==> flow/design.v <==
module seven_seg(en,in,seg);
input [3:0] in;
input en;
output [7:0] seg;
reg [7:0] seg;
always@(en or in)
begin
 if (!en) seg=8'b11111111;
 else case(in)
 4'd0: seg=8'b11000000;
 4'd1: seg=8'b11111001;
 4'd2: seg=8'b10100100;
 4'd3: seg=8'b10110000;
 4'd4: seg=8'b10011001;
 4'd5: seg=8'b10010010;
 4'd6: seg=8'b10000010;
 4'd7: seg=8'b11011000;
 4'd8: seg=8'b10000000;
 4'd9: seg=8'b10010000;
 default: seg=8'b11111111;
 endcase
 end
 endmodule 
module seven_seg_dot (en,in,seg);
input [3:0] in;
input en;
output [7:0] seg;
reg [7:0] seg;
always@(en or in)
begin
 if (!en) seg=8'b11111111;
 else case(in)
 4'd0: seg=8'b01000000;
 4'd1: seg=8'b01111001;
 4'd2: seg=8'b00100100;
 4'd3: seg=8'b00110000;
 4'd4: seg=8'b00011001;
 4'd5: seg=8'b00010010;
 4'd6: seg=8'b00000010;
 4'd7: seg=8'b01011000;
 4'd8: seg=8'b00000000;
 4'd9: seg=8'b00010000;
 default: seg=8'b11111111;
 endcase
 end
 endmodule 
module bcd_8421 (clk, rst, data, unit, ten, hun, thou, ten_thou, hun_thou);
input clk, rst;
input [19:0] data;
output [3:0] unit, ten, hun, thou, ten_thou, hun_thou;
reg [5:0]  cnt_shift;
reg [43:0] data_shift;  
reg        shift_sig;
reg [3:0]  unit, ten, hun, thou, ten_thou, hun_thou;
always@(posedge clk or posedge rst)
if (rst)
cnt_shift <= 5'd0;
else if (cnt_shift == 5'd21 && shift_sig == 1'b0)
cnt_shift <= 5'd0;
else if (shift_sig == 1'b0)
cnt_shift <= cnt_shift +1'b1;
else 
cnt_shift <= cnt_shift;
always@(posedge clk or posedge rst)
if (rst)
data_shift <= 44'b0;
else if (cnt_shift == 5'd0 && shift_sig == 1'b0)
data_shift <= {24'd0, data};
else if ((cnt_shift <= 5'd20) && (shift_sig == 1'b1))
begin
data_shift[23:20] <= (data_shift[23:20] > 4'b0100)?(data_shift[23:20] + 4'b0011):(data_shift[23:20]);
data_shift[27:24] <= (data_shift[27:24] > 4'b0100)?(data_shift[27:24] + 4'b0011):(data_shift[27:24]);
data_shift[31:28] <= (data_shift[31:28] > 4'b0100)?(data_shift[31:28] + 4'b0011):(data_shift[31:28]);
data_shift[35:32] <= (data_shift[35:32] > 4'b0100)?(data_shift[35:32] + 4'b0011):(data_shift[35:32]);
data_shift[39:36] <= (data_shift[39:36] > 4'b0100)?(data_shift[39:36] + 4'b0011):(data_shift[39:36]);
data_shift[43:40] <= (data_shift[43:40] > 4'b0100)?(data_shift[43:40] + 4'b0011):(data_shift[43:40]);
end
else if ((cnt_shift <= 5'd20) && (shift_sig == 1'b0))
data_shift <= data_shift << 1;
else 
data_shift <= data_shift;
always@(posedge clk or posedge rst)
if(rst == 1'b1)
shift_sig <= 1'b1;
else 
shift_sig <= ~shift_sig;
always@(posedge clk or posedge rst)
if(rst)
begin
unit <= 4'd0;
ten  <= 4'd0;
hun  <= 4'd0;
thou <= 4'd0;
ten_thou <= 4'd0;
hun_thou <= 4'd0;
end
else if (cnt_shift == 5'd21)
begin
 unit  <= data_shift[23:20];
 ten   <= data_shift[27:24];
 hun   <= data_shift[31:28];
 thou  <= data_shift[35:32];
 ten_thou <= data_shift[39:36];
 hun_thou <= data_shift[43:40];
 end
 endmodule
module adc_3008(clk, rst, cs, mosi, sck, miso, start, seg0, seg1, seg2, seg3, seg4, seg5); 
input clk, rst;
input miso;
input start;
output reg cs;
output reg mosi, sck;
output [7:0] seg0, seg1, seg2, seg3, seg4, seg5;
reg [2:0] state;     
reg [7:0] cnt_clk;   
reg [4:0] cnt_sck;   
reg [3:0] cnt_bit;   
reg [2:0] cnt_byte; 
reg rd_sig;          
reg [10:0] data_reg; 
reg [9:0] data_out;  
reg send_data_sig;   
reg [31:0] cnt;      
reg start_sig;       
wire [3:0] unit;
wire [3:0] ten; 
wire [3:0] hun; 
wire [3:0] thou; 
wire [3:0] ten_thou;
wire [3:0] hun_thou;
wire [19:0] data_bcd;
wire [19:0] data_bcd_vol;
assign data_bcd = {10'b0, data_out};
assign data_bcd_vol = (data_bcd*20'd479)/20'd1023;
parameter [2:0] INTIAL = 3'd0,
                WAIT_START = 3'd1,
                WRITE = 3'd2,
		READ = 3'd3,
		WAIT_END = 3'd4,
		END = 3'd5;
parameter WR_IN = 11'b000001_10010;
parameter cnt_clk_max = 8'd219;
parameter cnt_max = 32'd1_999;
always@(posedge clk or posedge rst)
if (rst)
cnt <= 32'd0;
else if (cnt == cnt_max)
cnt <= 32'd0;
else if (start == 1'b1)
cnt <= cnt + 1'b1;
always@(posedge clk or posedge rst)
if (rst)
start_sig <= 1'b0;
else if (start == 1'b1 && cnt == cnt_max)  
start_sig <= 1'b1;
else 
start_sig <= 1'b0;
always@(posedge clk or posedge rst)
if (rst)
state <= INTIAL;
else 
case(state)
INTIAL: if (start_sig == 1'b1)
        state <= WAIT_START;
		  else 
		  state <= INTIAL;
WAIT_START: if (cnt_byte == 3'd0 && cnt_clk == cnt_clk_max)
            state <= WRITE;
            else 
            state <= WAIT_START;			
WRITE: if (cnt_byte == 3'd1 && cnt_clk == cnt_clk_max)
       state <= READ;
	   else 
	   state <= WRITE;
READ: if (cnt_byte == 3'd2 && cnt_clk == cnt_clk_max)
      state <= WAIT_END;
      else 
      state <= READ;	  
WAIT_END: if (cnt_byte == 3'd3 && cnt_clk == cnt_clk_max)
          state <= END;
		    else 
		    state <= WAIT_END;
END: if (cnt_byte == 3'd4 && cnt_clk == cnt_clk_max)
     state <= INTIAL;
     else 
     state <= END;
default: state <= INTIAL;
endcase
always@(posedge clk or posedge rst)
if (rst)
cnt_clk <= 8'd0;
else if (state == INTIAL)
cnt_clk <= 8'd0;
else if (cnt_clk == cnt_clk_max) 
cnt_clk <= 8'd0;
else if (state != INTIAL)
cnt_clk <= cnt_clk + 1'b1;
always@(posedge clk or posedge rst)
if (rst)
cnt_byte <= 3'd0;
else if (cnt_byte == 3'd4 && cnt_clk == cnt_clk_max)
cnt_byte <= 3'd0;
else if (cnt_clk == cnt_clk_max)
cnt_byte <= cnt_byte + 1'b1;
always@(posedge clk or posedge rst)
if (rst)
cnt_sck <= 5'd0;
else if (state == WRITE && cnt_byte == 3'd1 && cnt_sck == 5'd19)
cnt_sck <= 5'd0;
else if (state ==READ && cnt_byte == 3'd2 && cnt_sck == 5'd19)
cnt_sck <= 5'd0;
else if (state == WRITE && cnt_byte == 3'd1)
cnt_sck <= cnt_sck + 1'b1;
else if (state ==READ && cnt_byte == 3'd2)
cnt_sck <= cnt_sck + 1'b1;
else 
cnt_sck <= 1'b0;
always@(posedge clk or posedge rst)
if (rst)
sck <= 1'b0;
else if (cnt_sck == 5'd0 && cnt_byte == 3'd3)
sck <= 1'b0;
else if (cnt_sck == 5'd0 && cnt_byte == 3'd1 && cnt_bit >= 4'd5)
sck <= 1'b0;
else if (cnt_sck == 5'd10 && cnt_byte == 3'd1 && cnt_bit >= 4'd5)
sck <= 1'b1;
else if (cnt_sck == 5'd0 && cnt_byte == 3'd2)
sck <= 1'b0;
else if (cnt_sck == 5'd10 && cnt_byte == 3'd2)
sck <= 1'b1;
else 
sck <= sck;
always@(posedge clk or posedge rst)
if (rst)
cnt_bit <= 4'd0;
else if (cnt_bit == 4'd10 && cnt_sck == 5'd10)
cnt_bit <= 4'd0;
else if (cnt_sck == 5'd10)
cnt_bit <= cnt_bit + 1'b1;
always@(posedge clk or posedge rst)
if (rst)
cs <= 1'b1;
else if (start_sig == 1'b1)
cs <= 1'b0;
else if (cnt_byte == 3'd3 && cnt_clk == cnt_clk_max && state == WAIT_END)
cs <= 1'b1;
always@(posedge clk or posedge rst)
if (rst)
mosi <= 1'b0;
else if (state == WRITE && cnt_byte == 4'd1 && cnt_sck == 5'd0)
mosi <= WR_IN[10-cnt_bit];
else if (state != WRITE)
mosi <= 1'b0;
always@(posedge clk or posedge rst)
if (rst)
rd_sig <= 1'b0;
else if (state == READ && cnt_byte == 4'd2 && cnt_sck == 5'd9)
rd_sig <= 1'b1;
else 
rd_sig <= 1'b0;
always@(posedge clk or posedge rst)
if (rst)
data_reg <= 11'd0;
else if (rd_sig == 1'b1)
data_reg <= {data_reg[9:0], miso};
always@(posedge clk or posedge rst)
if (rst)
send_data_sig <= 1'b0;
else if (cnt_byte == 4'd2 && cnt_clk == cnt_clk_max)
send_data_sig <= 1'b1;
else 
send_data_sig <= 1'b0;
always@(posedge clk or posedge rst)
if (rst)
data_out <= 10'd0;
else if (send_data_sig == 1'b1)
data_out <= data_reg[9:0];
else 
data_out <= data_out;
bcd_8421 bcd_8421_inst(
.clk(clk), 
.rst(rst), 
.data(data_bcd_vol), 
.unit(unit), 
.ten(ten), 
.hun(hun), 
.thou(thou), 
.ten_thou(ten_thou), 
.hun_thou(hun_thou)
);
seven_seg s0(
.en(1'b1),
.in(unit), 
.seg(seg0));
seven_seg s1(
.en(1'b1),
.in(ten), 
.seg(seg1));
seven_seg_dot s2(
.en(1'b1),
.in(hun), 
.seg(seg2));
seven_seg s3(
.en(1'b1),
.in(thou), 
.seg(seg3));
seven_seg s4(
.en(1'b1),
.in(ten_thou), 
.seg(seg4));
seven_seg s5(
.en(1'b1),
.in(hun_thou), 
.seg(seg5));
endmodule
Reports on adc_3008
Tool output for the design above, in the order of the flow.
Lines are those of the file above, counted from 1.
Operators: Yosys type, input widths -> output width; for muxes data width and select width s.
{ "setup": {"top_module": "adc_3008", "clock_port": "clk", "cell_library": "sky130hd", "corner": "tt_025C_1v80"} }

Word-level counts
Counts by Yosys on the flattened word-level netlist (proc, flatten, opt, wreduce; memories kept). Register bits leave out memories and registers merged into their read ports (data or address). Print and check cells are left out. Cells with the same type and inputs are merged into one.
Memory sizes are those after Yosys's memory passes, which may raise the word count (mostly to a power of two), join words into wider ones and drop unused or constant bits.
{ "word_totals": {"reg_bits": 156, "mem_bits_ro": 688, "memories": 6, "input_bits": 4, "out_inout_bits": 51, "wordCells": 192} }
{ "op_classes": {"add_sub_neg": 13, "multipliers": 1, "div": 1, "n_cmp": 8, "equal": 25, "shift": 1, "n_mux": 61, "logic": 1, "n_reduce_logical": 46} }
{ "memory_table": {"columns": ["name", "words", "width", "read_ports", "wr", "line", "source"], "rows": [
  ["(name not given)", 16, 8, 1, 0, 32, "else case(in)"],
  ["(name not given)", 16, 7, 1, 0, 9, "else case(in)"],
  ["(name not given)", 16, 7, 1, 0, 9, null],
  ["(name not given)", 16, 7, 1, 0, 9, null],
  ["(name not given)", 16, 7, 1, 0, 9, null],
  ["(name not given)", 16, 7, 1, 0, 9, null]
]} }
{ "op_table": {"columns": ["op", "count"], "rows": [
  ["$div 20x10->20 const B", 1],
  ["$mul 10x9->19 const B", 1],
  ["$mux 4", 26],
  ["$mux 32", 2],
  ["$mux 20", 3],
  ["$add 32x1->32 const B", 1],
  ["$eq 32x11->1 const B", 1],
  ["$logic_and 1x1->1", 25],
  ["$add 4x2->4 const B", 6],
  ["$gt 4x3->1 const B", 6],
  ["$mux 8", 3],
  ["$ne 3x2->1 const B", 7],
  ["$mux 5", 4],
  ["$pmux 3 s6", 1],
  ["$mux 1", 15],
  ["$reduce_and 2->1", 7],
  ["$reduce_bool 2->1", 6],
  ["$eq 3x2->1 const B", 4],
  ["$mux 6", 2],
  ["$mux 3", 4],
  ["$shiftx 11x5->1 const A", 1],
  ["$eq 5x4->1 const B", 2],
  ["$eq 3x3->1 const B", 3],
  ["$reduce_bool 3->1", 3],
  ["$add 8x1->8 const B", 1],
  ["$eq 8x8->1 const B", 1],
  ["$eq 3x1->1 const B", 2],
  ["$logic_not 3->1", 2]
]} }
Not listed: further kinds 17, cells in them 17.

Depth
Depth = most cells in a row (Yosys ltp): at word level without a register or memory, in the mapped netlist without a sequential cell, where the memories' decode and read muxes count.
{ "logic_depth": {"ltp_word": 7, "ABC_AREA": 0, "ltp_mapped": 48, "depth_no_buf": 42} }

Mapped cells and area
Source: synth_stat.txt of the flow (Yosys; design flattened, memories mapped). It holds for the ABC_AREA given above (unset counts as 0); a run with the other value may have another netlist.
The area totals of this step are shown rounded.
{ "types": {"columns": ["cell", "count", "type_area_um2"], "rows": [
  ["sky130_fd_sc_hd__dfrtp_1", 154, 3.85E+03],
  ["sky130_fd_sc_hd__ha_1", 103, 1.29E+03],
  ["sky130_fd_sc_hd__fa_1", 39, 780.749],
  ["sky130_fd_sc_hd__o21ai_0", 112, 560.538],
  ["sky130_fd_sc_hd__a21oi_1", 109, 545.523],
  ["sky130_fd_sc_hd__nand2_1", 142, 533.011],
  ["sky130_fd_sc_hd__nor2_1", 138, 517.997],
  ["sky130_fd_sc_hd__inv_1", 131, 491.722],
  ["sky130_fd_sc_hd__xnor2_1", 39, 341.578],
  ["sky130_fd_sc_hd__mux2_2", 27, 304.042],
  ["sky130_fd_sc_hd__nand3_1", 56, 280.269],
  ["sky130_fd_sc_hd__xor2_1", 32, 280.269],
  ["sky130_fd_sc_hd__nor3_1", 39, 195.187],
  ["sky130_fd_sc_hd__nand4_1", 31, 193.936],
  ["sky130_fd_sc_hd__clkbuf_1", 50, 187.68],
  ["sky130_fd_sc_hd__o31ai_1", 23, 172.666],
  ["sky130_fd_sc_hd__and2_1", 26, 162.656],
  ["sky130_fd_sc_hd__mux2i_1", 16, 160.154]
]} }
Not listed: further types 88, cells in them 348.
{ "mapped": {"cell_count": 1615, "yosys_area_mm2": 0.014, "sequential_area_mm2": 0.0039, "ff_cells": 156, "buf_cells": 74} }
By module: a second synthesis without flattening, with its own total; a netlist apart from the flattened one above.
{ "unflattened": {"hier_cells": 1678, "hier_area_mm2": 0.014} }
Each row is one instance without its submodules.
{ "by_module": {"columns": ["mod", "n_inst", "cells", "area_mm2", "mod_seq_area_mm2"], "rows": [
  ["adc_3008", 1, 1088, 0.0092, 0.002],
  ["bcd_8421", 1, 384, 0.0039, 0.0019],
  ["seven_seg", 5, 34, 0.00023, 0],
  ["seven_seg_dot", 1, 36, 0.00023, 0]
]} }

Path before layout
Source: OpenSTA report_checks on the synthesized netlist (no wires, ideal clock, input and output delay 20% of the period each), path of least setup slack; recovery checks are left aside. Register names are those of the netlist, which keeps one name where synthesis merged equal registers.
{ "synth_timing": {"path_type": "register -> register", "startpoint": "register data_out[2]", "endpoint": "register bcd_8421_inst.data_shift[0]", "clock_period_ns": 20.0, "setup_ns": 0.086, "launch_ns": 0.000, "arrival_time_ns": 10.721, "required_ns": 19.914, "slack_ns": 9.192, "delay_ns": 10.807, "path_stages": 45, "n_path_buf": 4, "period_less_setup_slack_ns": 10.808} }
"delay_ns" = arrival - input delay + setup time.
"path_stages" counts driving pins, that of a launching flip-flop among them; a cell with two outputs on the path counts twice.
"period_less_setup_slack_ns" is the clock period less the worst setup slack; recovery checks do not enter. This is arithmetic on one report: input and output delays are still those of the set period (20% each).
Between the ends stands the longest chain of elaborated cells between them, by number of cells; it is not shown to be the way that was timed. Of several equally long chains one is given.
A line is the first line of the expression or statement that the cell stems from. Yosys adds cells for indexed reads and writes and turns some case tables into memories.
A register here has more assigning lines than the two given.
{ "synth_via": {"path_cell_list": "sky130_fd_sc_hd__dfrtp_1 sky130_fd_sc_hd__inv_1 sky130_fd_sc_hd__fa_1 sky130_fd_sc_hd__inv_1 sky130_fd_sc_hd__fa_1 sky130_fd_sc_hd__fa_1 sky130_fd_sc_hd__inv_1 sky130_fd_sc_hd__fa_1 sky130_fd_sc_hd__inv_1 sky130_fd_sc_hd__ha_1 sky130_fd_sc_hd__buf_2 sky130_fd_sc_hd__a21oi_2 sky130_fd_sc_hd__o21ai_1 sky130_fd_sc_hd__and3_1 sky130_fd_sc_hd__or3b_1 sky130_fd_sc_hd__and3_1 sky130_fd_sc_hd__buf_4 sky130_fd_sc_hd__a2111o_1 [9 not listed] sky130_fd_sc_hd__nand4_2 sky130_fd_sc_hd__buf_6 sky130_fd_sc_hd__o32ai_2 sky130_fd_sc_hd__a21o_1 sky130_fd_sc_hd__or3_4 sky130_fd_sc_hd__nor2_1 sky130_fd_sc_hd__nor2_1 sky130_fd_sc_hd__xnor2_1 sky130_fd_sc_hd__ha_1 sky130_fd_sc_hd__inv_1 sky130_fd_sc_hd__or3_1 sky130_fd_sc_hd__o31a_1 sky130_fd_sc_hd__a211o_1 sky130_fd_sc_hd__or2_1 sky130_fd_sc_hd__a311oi_1 sky130_fd_sc_hd__nand2_1 sky130_fd_sc_hd__a221o_1 sky130_fd_sc_hd__o221ai_2", "elab_chain_len": 3, "cells_between": 3, "cone_lines": 2, "classes_between": "mul (1); div (1); mux (1)"} }
{ "synth_lines": {"columns": ["element", "line", "source"], "rows": [
  ["from (decl)", 121, "reg [9:0] data_out;"],
  ["from (assign)", 277, "data_out <= data_reg[9:0];"],
  ["from (assign)", 279, "data_out <= data_out;"],
  ["$mul 10x9->19", 134, "assign data_bcd_vol = (data_bcd*20'd479)/20'd1023;"],
  ["$div 20x10->20", 134, null],
  ["$mux 20", 67, "else if (cnt_shift == 5'd0 && shift_sig == 1'b0)"],
  ["to (assign)", 68, "data_shift <= {24'd0, data};"],
  ["to (assign)", 79, "data_shift <= data_shift << 1;"],
  ["to (decl)", 52, "reg [43:0] data_shift;"]
]} }

Timing after layout
From the final timing report of stored run 1: the path of least setup slack in the routed layout; clock arrival at registers is part of the times.
{ "layout_timing": {"path_type": "register -> register", "startpoint": "register data_out[5]", "endpoint": "register bcd_8421_inst.data_shift[0]", "clock_period_ns": 7.19, "setup_ns": 0.12, "launch_ns": 0.44, "arrival_time_ns": 11.34, "required_ns": 7.51, "slack_ns": -3.83, "path_stages": 45, "n_path_buf": 5} }
Between the ends stands the longest chain of elaborated cells between them, by number of cells; it is not shown to be the way that was timed. Of several equally long chains one is given.
A register here has more assigning lines than the two given.
{ "layout_via": {"path_cell_list": "sky130_fd_sc_hd__dfrtp_2 sky130_fd_sc_hd__fa_1 sky130_fd_sc_hd__inv_1 sky130_fd_sc_hd__fa_1 sky130_fd_sc_hd__fa_1 sky130_fd_sc_hd__inv_1 sky130_fd_sc_hd__fa_1 sky130_fd_sc_hd__ha_4 sky130_fd_sc_hd__a211oi_4 sky130_fd_sc_hd__buf_6 sky130_fd_sc_hd__o21ai_4 sky130_fd_sc_hd__a211oi_2 sky130_fd_sc_hd__nor3_1 sky130_fd_sc_hd__buf_4 sky130_fd_sc_hd__nor4b_4 sky130_fd_sc_hd__buf_4 sky130_fd_sc_hd__o221ai_4 sky130_fd_sc_hd__a21o_4 [9 not listed] sky130_fd_sc_hd__nor2_4 sky130_fd_sc_hd__a31oi_4 sky130_fd_sc_hd__o32ai_4 sky130_fd_sc_hd__a21o_1 sky130_fd_sc_hd__or3_4 sky130_fd_sc_hd__nor2_4 sky130_fd_sc_hd__nor2_4 sky130_fd_sc_hd__xnor2_2 sky130_fd_sc_hd__ha_2 sky130_fd_sc_hd__inv_2 sky130_fd_sc_hd__or3_1 sky130_fd_sc_hd__o31a_1 sky130_fd_sc_hd__a211o_1 sky130_fd_sc_hd__or2_4 sky130_fd_sc_hd__a311oi_2 sky130_fd_sc_hd__nand2_1 sky130_fd_sc_hd__a221o_1 sky130_fd_sc_hd__o221ai_2", "elab_chain_len": 3, "cells_between": 3, "cone_lines": 2, "classes_between": "mul (1); div (1); mux (1)"} }
{ "layout_lines": {"columns": ["element", "line", "source"], "rows": [
  ["from (decl)", 121, "reg [9:0] data_out;"],
  ["from (assign)", 277, "data_out <= data_reg[9:0];"],
  ["from (assign)", 279, "data_out <= data_out;"],
  ["$mul 10x9->19", 134, "assign data_bcd_vol = (data_bcd*20'd479)/20'd1023;"],
  ["$div 20x10->20", 134, null],
  ["$mux 20", 67, "else if (cnt_shift == 5'd0 && shift_sig == 1'b0)"],
  ["to (assign)", 68, "data_shift <= {24'd0, data};"],
  ["to (assign)", 79, "data_shift <= data_shift << 1;"],
  ["to (decl)", 52, "reg [43:0] data_shift;"]
]} }

Wiki page: adc_3008 / flow data

Settings and measured results of 6 stored flow runs for module adc_3008 (sky130hd), not sorted in any way. The constraints put input and output delay at 20% of the set period each and load the outputs with 0.01 pF.
"clock period achieved" is the run's clock period less its worst setup slack. It is reckoned from that one timing run; input and output delays stay at 20% of the period that was set.
"time on the worst setup path": the worst setup path's part of the clock period (all of it between registers, 20% less for each end at a port) less its slack. A launch clock that arrives late makes it longer, a capture clock that arrives late makes it shorter.
By "total power of the final layout" is meant OpenSTA's value without simulated activity: inputs other than the clock are taken to toggle once in ten clock periods, and the tool carries that through the logic.
Results are given in rounded form.

==> stored run 1: settings <==
{ "CELL_PAD_IN_SITES_DETAIL_PLACEMENT": 0, "CORE_MARGIN": 5, "CORE_UTILIZATION": 67, "GPL_ROUTABILITY_DRIVEN": 0, "GPL_TIMING_DRIVEN": 1, "MAX_ROUTING_LAYER": "met4", "PLACE_DENSITY": 0.57, "SETUP_SLACK_MARGIN": 1.22, "period_ns": 7.19, "CAP_MARGIN": 20, "SLEW_MARGIN": 20 }
==> stored run 1: results <==
post-layout utilization: 91 %
cell area after synthesis: 0.014 mm²
summed negative setup slack: -13 ns
area of the die: 0.024 mm²
worst setup slack after layout: -3.8 ns
worst hold slack in the final report: 0.38 ns
total power of the final layout: 1.9 mW
standard-cell area after routing: 0.018 mm²
time on the worst setup path: 11.02 ns
kind of the worst setup path: register -> register
clock period achieved: 11.023 ns

==> stored run 2: settings <==
{ "CORE_UTILIZATION": 40, "SETUP_SLACK_MARGIN": 0.98, "period_ns": 12.6, "CAP_MARGIN": 20, "CORE_MARGIN": 2, "SLEW_MARGIN": 20 }
==> stored run 2: results <==
post-layout utilization: 47 %
cell area after synthesis: 0.014 mm²
summed negative setup slack: 0.000 ns
area of the die: 0.036 mm²
worst setup slack after layout: 1.4 ns
worst hold slack in the final report: 0.39 ns
total power of the final layout: 1.1 mW
standard-cell area after routing: 0.016 mm²
time on the worst setup path: 11.16 ns
kind of the worst setup path: register -> register
clock period achieved: 11.161 ns

==> stored run 3: settings <==
{ "CAP_MARGIN": 0, "CELL_PAD_IN_SITES_DETAIL_PLACEMENT": 0, "CELL_PAD_IN_SITES_GLOBAL_PLACEMENT": 2, "CORE_ASPECT_RATIO": 1.85, "CORE_UTILIZATION": 31, "CTS_CLUSTER_SIZE": 10, "MAX_ROUTING_LAYER": "met5", "PLACE_DENSITY_LB_ADDON": 0.15, "SLEW_MARGIN": 35, "TNS_END_PERCENT": 95, "period_ns": 16.0, "CORE_MARGIN": 2 }
==> stored run 3: results <==
post-layout utilization: 35 %
cell area after synthesis: 0.014 mm²
summed negative setup slack: 0.000 ns
area of the die: 0.046 mm²
worst setup slack after layout: 3.5 ns
worst hold slack in the final report: 0.44 ns
total power of the final layout: 0.86 mW
standard-cell area after routing: 0.015 mm²
time on the worst setup path: 12.49 ns
kind of the worst setup path: register -> register
clock period achieved: 12.486 ns

==> stored run 4: settings <==
{ "ABC_AREA": 1, "CELL_PAD_IN_SITES_GLOBAL_PLACEMENT": 0, "CORE_ASPECT_RATIO": 0.65, "CORE_UTILIZATION": 35, "CTS_CLUSTER_SIZE": 16, "HOLD_SLACK_MARGIN": 0.07, "MAX_ROUTING_LAYER": "met5", "PLACE_DENSITY_LB_ADDON": 0.21, "SETUP_SLACK_MARGIN": -1.04, "period_ns": 21.1, "CAP_MARGIN": 20, "CORE_MARGIN": 2, "SLEW_MARGIN": 20 }
==> stored run 4: results <==
post-layout utilization: 40 %
cell area after synthesis: 0.014 mm²
summed negative setup slack: 0.000 ns
area of the die: 0.041 mm²
worst setup slack after layout: 10 ns
worst hold slack in the final report: 0.38 ns
total power of the final layout: 0.65 mW
standard-cell area after routing: 0.015 mm²
time on the worst setup path: 10.60 ns
kind of the worst setup path: register -> register
clock period achieved: 10.600 ns

==> stored run 5: settings <==
{ "CORE_UTILIZATION": 36, "period_ns": 12.6, "CAP_MARGIN": 20, "CORE_MARGIN": 2, "SLEW_MARGIN": 20 }
==> stored run 5: results <==
post-layout utilization: 41 %
cell area after synthesis: 0.014 mm²
summed negative setup slack: 0.000 ns
area of the die: 0.04 mm²
worst setup slack after layout: 0.69 ns
worst hold slack in the final report: 0.39 ns
total power of the final layout: 1.1 mW
standard-cell area after routing: 0.015 mm²
time on the worst setup path: 11.91 ns
kind of the worst setup path: register -> register
clock period achieved: 11.906 ns

==> stored run 6: settings <==
{ "CORE_UTILIZATION": 40, "period_ns": 8.12, "CAP_MARGIN": 20, "CORE_MARGIN": 2, "SLEW_MARGIN": 20 }
==> stored run 6: results <==
post-layout utilization: 54 %
cell area after synthesis: 0.014 mm²
summed negative setup slack: -4.6 ns
area of the die: 0.036 mm²
worst setup slack after layout: -2.2 ns
worst hold slack in the final report: 0.39 ns
total power of the final layout: 1.7 mW
standard-cell area after routing: 0.019 mm²
time on the worst setup path: 10.34 ns
kind of the worst setup path: register -> register
clock period achieved: 10.337 ns
